==> flow/design.v <==
module std_fp_mult_pipe #(
    parameter WIDTH = 32,
    parameter INT_WIDTH = 16,
    parameter FRAC_WIDTH = 16,
    parameter SIGNED = 0
) (
    input  logic [WIDTH-1:0] left,
    input  logic [WIDTH-1:0] right,
    input  logic             go,
    input  logic             clk,
    input  logic             reset,
    output logic [WIDTH-1:0] out,
    output logic             done
);
  logic [WIDTH-1:0]          rtmp;
  logic [WIDTH-1:0]          ltmp;
  logic [(WIDTH << 1) - 1:0] out_tmp;
  logic done_buf[2:0];
  assign done = done_buf[2];
  assign out = out_tmp[(WIDTH << 1) - INT_WIDTH - 1 : WIDTH - INT_WIDTH];
  logic start;
  assign start = go & done_buf[0] == 0 & done_buf[1] == 0;
  always_ff @(posedge clk) begin
    if (start)
      done_buf[0] <= 1;
    else
      done_buf[0] <= 0;
  end
  always_ff @(posedge clk) begin
    if (go) begin
      done_buf[2] <= done_buf[1];
      done_buf[1] <= done_buf[0];
    end else begin
      done_buf[2] <= 0;
      done_buf[1] <= 0;
    end
  end
  always_ff @(posedge clk) begin
    if (reset) begin
      rtmp <= 0;
      ltmp <= 0;
      out_tmp <= 0;
    end else if (go) begin
      if (SIGNED) begin
        rtmp <= $signed(right);
        ltmp <= $signed(left);
        out_tmp <= $signed(
          { {WIDTH{ltmp[WIDTH-1]}}, ltmp} *
          { {WIDTH{rtmp[WIDTH-1]}}, rtmp}
        );
      end else begin
        rtmp <= right;
        ltmp <= left;
        out_tmp <= ltmp * rtmp;
      end
    end else begin
      rtmp <= 0;
      ltmp <= 0;
      out_tmp <= out_tmp;
    end
  end
endmodule
module std_fp_smult_pipe #(
    parameter WIDTH = 32,
    parameter INT_WIDTH = 16,
    parameter FRAC_WIDTH = 16
) (
    input  [WIDTH-1:0]              left,
    input  [WIDTH-1:0]              right,
    input  logic                    reset,
    input  logic                    go,
    input  logic                    clk,
    output logic [WIDTH-1:0]        out,
    output logic                    done
);
  std_fp_mult_pipe #(
    .WIDTH(WIDTH),
    .INT_WIDTH(INT_WIDTH),
    .FRAC_WIDTH(FRAC_WIDTH),
    .SIGNED(1)
  ) comp (
    .clk(clk),
    .done(done),
    .reset(reset),
    .go(go),
    .left(left),
    .right(right),
    .out(out)
  );
endmodule
# From RTL to reports: std_fp_smult_pipe
# What the tools print for std_fp_smult_pipe, step after step.
# Lines are those of the file above, counted from 1.
# Cell names lack the library's common part.
# Not given: n/a
[design] top_module="std_fp_smult_pipe" clock="clk" lib="sky130hd" corner="tt_025C_1v80"

# After elaboration
# Yosys after proc, flatten, opt, wreduce and memory -nomap, before mapping. Enables and synchronous resets that opt folds into registers are not counted as muxes. Print and check cells are not counted. Equal cells are merged and count once.
[classes] mux=1 eq_ne=0 div=0 shift=0 n_addsub=0 compare=0 mul=1 reduce_and_logical=1 n_logic=5
[ops] operator="32-bit by 32-bit multiplier with 48-bit output" count=1
[ops] operator="1-bit inverter" count=3
[ops] operator="1-bit AND" count=2
[ops] operator="2-bit OR reduction" count=1
[ops] operator="1-bit two-way mux" count=1
[word_totals] ramBits=0 mem_count=0 out_inout_bits=33 inputBits=67 wordCells=14 latch_bits=0 reg_bits=115 clocked_rd_ports_x_width=0 mem_bits_ro=0

# Depth
# Depth = most cells in a row (Yosys ltp): at word level without a register or memory, in the mapped netlist without a sequential cell, where the memories' decode and read muxes count.
[logic_depth] word_depth=4 ABC_AREA=0 ltp_mapped=30 ltp_nobuf=27

# Synthesis result
# Yosys stat after the flow's synthesis: flattened, memories mapped to cells. It holds for the ABC_AREA given above (unset counts as 0); a run with the other value may have another netlist.
[synth_totals] cell_count=3391 flip_flops=99 n_buf=193 seq_area_um2=1981.9 mapped_area_um2=31769.2
[by_type] cell_type="fa_1" count=838 type_area_um2=1.68E+04
[by_type] cell_type="and2_1" count=532 type_area_um2=3.33E+03
[by_type] cell_type="inv_1" count=786 type_area_um2=2950.33
[by_type] cell_type="ha_1" count=163 type_area_um2=2.04E+03
[by_type] cell_type="dfxtp_1" count=99 type_area_um2=1.98E+03
[by_type] cell_type="nand2_1" count=446 type_area_um2=1.67E+03
[by_type] cell_type="clkbuf_1" count=191 type_area_um2=716.938
[by_type] cell_type="xnor2_1" count=47 type_area_um2=411.645
[by_type] cell_type="mux2i_1" count=20 type_area_um2=200.192
[by_type] cell_type="a21o_1" count=25 type_area_um2=187.68
[by_type] cell_type="a21oi_1" count=37 type_area_um2=185.178
[by_type] cell_type="xor2_1" count=20 type_area_um2=175.168
[by_type] cell_type="nor2_1" count=38 type_area_um2=142.637
[by_type] cell_type="o21ai_0" count=23 type_area_um2=115.11
[by_type] cell_type="nand2b_1" count=14 type_area_um2=87.584
[by_type] cell_type="nor2b_1" count=14 type_area_um2=87.584
[by_type] cell_type="nand4_1" count=9 type_area_um2=56.304
[by_type] cell_type="nor3b_1" count=7 type_area_um2=52.55
# Other cell types: 33; their cells: 82.
# The figures by module come from a second, unflattened synthesis with its own total; it is not the netlist above.
[hier_totals] hier_cells=3375 area_unflattened_um2=31739.2
# Rows give one instance, submodules left out.
[modules] mod="std_fp_mult_pipe" n_cells=3375 seq_area_um2=1981.9 instances=1 area_um2=31739.2
[modules] mod="std_fp_smult_pipe" n_cells=0 seq_area_um2=0.0 instances=1 area_um2=0.0

# Path before layout
# Source: OpenSTA report_checks on the synthesized netlist (no wires, ideal clock, input and output delay 20% of the period each), path of least setup slack; recovery checks are left aside. Register names are those of the netlist, which keeps one name where synthesis merged equal registers.
[synth_path] path_kind="register to register" from="register comp.ltmp[31]" to="register comp.out_tmp[43]" period_ns=7.5 driving_pins=26 setup_slack_ns=0.216 t_first_pin_ns=0.000 path_buffers=2 required_time_ns=7.384 setup_time_ns=0.116 arrival_time_ns=7.168 path_delay_ns=7.284 period_less_setup_slack_ns=7.284
# "path_delay_ns" = arrival - input delay + setup time.
# "driving_pins" counts driving pins, that of a launching flip-flop among them; a cell with two outputs on the path counts twice.
# "period_less_setup_slack_ns" = period - worst setup slack (recovery checks aside). The figure is calculated, with input and output delays left at 20% of the set period.
# The rows between start and end are the longest chain of elaborated cells between them; the timing report does not say that the signal goes this way. Where chains are equally long, one stands for them.
# A line is the first line of the expression or statement that the cell stems from. Yosys adds cells for indexed reads and writes and turns some case tables into memories.
# A register here has more assigning lines than the two given.
[synth_between] cell_sequence="dfxtp_1 -> clkbuf_1 -> nand2_1 -> inv_1 -> fa_1 -> fa_1 -> fa_1 -> inv_1 -> fa_1 -> inv_1 -> fa_1 -> fa_1 -> fa_1 -> inv_1 -> fa_1 -> inv_1 -> ha_1 -> clkbuf_1 -> a21o_1 -> o21bai_1 -> a21o_1 -> a221oi_1 -> nand2_1 -> and2_1 -> or3_1 -> a31o_2" elab_chain_len=1 cells_between=1 lines_between=1 classes_between="mul: 1"
[synth_rtl] element="start: declaration" line=16 source="logic [WIDTH-1:0]          ltmp;"
[synth_rtl] element="start: assignment" line=46 source="ltmp <= $signed(left);"
[synth_rtl] element="start: assignment" line=53 source="ltmp <= left;"
[synth_rtl] element="32-bit by 32-bit multiplier with 48-bit output" line=48 source="{ {WIDTH{ltmp[WIDTH-1]}}, ltmp} *"
[synth_rtl] element="end: assignment" line=47 source="out_tmp <= $signed("
[synth_rtl] element="end: assignment" line=54 source="out_tmp <= ltmp * rtmp;"
[synth_rtl] element="end: declaration" line=17 source="logic [(WIDTH << 1) - 1:0] out_tmp;"

# Worst path after layout
# Path of least setup slack in the final report of flow run 1 (OpenROAD, finished layout, wires in). Where an end is a register, its clock arrival counts in the times.
[layout_path] path_kind="register to register" from="register comp.rtmp[20]" to="register comp.out_tmp[41]" setup_time_ns=0.09 driving_pins=24 required_time_ns=8.28 path_buffers=1 period_ns=7.96 arrival_time_ns=8.10 setup_slack_ns=0.18 t_first_pin_ns=0.41
# The rows between start and end are the longest chain of elaborated cells between them; the timing report does not say that the signal goes this way. Where chains are equally long, one stands for them.
# A register here has more assigning lines than the two given.
[layout_between] cell_sequence="dfxtp_2 -> buf_4 -> and2_1 -> fa_1 -> inv_1 -> fa_1 -> inv_1 -> fa_1 -> inv_1 -> fa_1 -> inv_1 -> fa_1 -> fa_1 -> fa_1 -> fa_1 -> ha_2 -> nand2_1 -> o21ai_0 -> o21bai_1 -> nand3_1 -> o31ai_4 -> a41oi_1 -> or4b_1 -> o311ai_1" elab_chain_len=1 cells_between=1 lines_between=1 classes_between="mul: 1"
[layout_rtl] element="start: declaration" line=15 source="logic [WIDTH-1:0]          rtmp;"
[layout_rtl] element="start: assignment" line=45 source="rtmp <= $signed(right);"
[layout_rtl] element="start: assignment" line=52 source="rtmp <= right;"
[layout_rtl] element="32-bit by 32-bit multiplier with 48-bit output" line=48 source="{ {WIDTH{ltmp[WIDTH-1]}}, ltmp} *"
[layout_rtl] element="end: assignment" line=47 source="out_tmp <= $signed("
[layout_rtl] element="end: assignment" line=54 source="out_tmp <= ltmp * rtmp;"
[layout_rtl] element="end: declaration" line=17 source="logic [(WIDTH << 1) - 1:0] out_tmp;"

# Measured results for std_fp_smult_pipe: 6 stored runs of the Yosys and OpenROAD flow on sky130hd. The settings differ; the order carries no meaning. The constraints put input and output delay at 20% of the set period each and load the outputs with 0.01 pF.
# "period_reached_ns": clock period set for the run, less the worst setup slack. It is reckoned from that one timing run; input and output delays stay at 20% of the period that was set.
run="flow run 1" settings CELL_PAD_IN_SITES_DETAIL_PLACEMENT=1 CORE_UTILIZATION=53 GPL_ROUTABILITY_DRIVEN=0 PLACE_DENSITY_LB_ADDON=0.18 SLEW_MARGIN=15 period_ns=7.96 CAP_MARGIN=20 CORE_MARGIN=2
run="flow run 1" results synthesis_area_um2=31769.2 period_reached_ns=7.782 final_cell_area_um2=34428.0 setupTns_ns=0.000 final_setup_ws_ns=0.178 die_footprint_um2=61916.4
run="flow run 2" settings CELL_PAD_IN_SITES_DETAIL_PLACEMENT=1 CTS_CLUSTER_SIZE=53 period_ns=7.5 CAP_MARGIN=20 CORE_MARGIN=2 CORE_UTILIZATION=40 SLEW_MARGIN=20
run="flow run 2" results die_footprint_um2=81693.1 final_setup_ws_ns=0.177 synthesis_area_um2=31769.2 final_cell_area_um2=35554.1 period_reached_ns=7.323 setupTns_ns=0.000
run="flow run 3" settings CORE_ASPECT_RATIO=0.74 CORE_UTILIZATION=44 CTS_CLUSTER_SIZE=23 GPL_ROUTABILITY_DRIVEN=1 GPL_TIMING_DRIVEN=1 PLACE_DENSITY=0.58 SETUP_SLACK_MARGIN=1.37 TNS_END_PERCENT=70 period_ns=11.3 CAP_MARGIN=20 CORE_MARGIN=2 SLEW_MARGIN=20
run="flow run 3" results setupTns_ns=0.000 die_footprint_um2=74393.2 synthesis_area_um2=31769.2 final_setup_ws_ns=3.192 period_reached_ns=8.108 final_cell_area_um2=33915.0
run="flow run 4" settings ABC_AREA=0 CELL_PAD_IN_SITES_DETAIL_PLACEMENT=2 CELL_PAD_IN_SITES_GLOBAL_PLACEMENT=3 CORE_MARGIN=4 CORE_UTILIZATION=26 CTS_CLUSTER_SIZE=53 GPL_TIMING_DRIVEN=0 MAX_ROUTING_LAYER="met4" TNS_END_PERCENT=25 period_ns=7.5 CAP_MARGIN=20 SLEW_MARGIN=20
run="flow run 4" results final_setup_ws_ns=0.151 setupTns_ns=0.000 die_footprint_um2=127846.0 final_cell_area_um2=37601.1 synthesis_area_um2=31769.2 period_reached_ns=7.349
run="flow run 5" settings CAP_MARGIN=15 CORE_ASPECT_RATIO=1.72 CORE_UTILIZATION=48 CTS_CLUSTER_DIAMETER=277 GPL_TIMING_DRIVEN=0 PLACE_DENSITY_LB_ADDON=0.14 SETUP_SLACK_MARGIN=2.19 SLEW_MARGIN=30 period_ns=7.82 CORE_MARGIN=2
run="flow run 5" results final_setup_ws_ns=0.291 period_reached_ns=7.529 setupTns_ns=0.000 die_footprint_um2=68336.3 synthesis_area_um2=31769.2 final_cell_area_um2=37663.6
run="flow run 6" settings ABC_AREA=1 CELL_PAD_IN_SITES_DETAIL_PLACEMENT=1 CELL_PAD_IN_SITES_GLOBAL_PLACEMENT=3 CTS_CLUSTER_SIZE=53 MAX_ROUTING_LAYER="met4" period_ns=7.5 CAP_MARGIN=20 CORE_MARGIN=2 CORE_UTILIZATION=40 SLEW_MARGIN=20
run="flow run 6" results synthesis_area_um2=33718.6 die_footprint_um2=86636.0 final_setup_ws_ns=0.290 period_reached_ns=7.210 final_cell_area_um2=37612.3 setupTns_ns=0.000
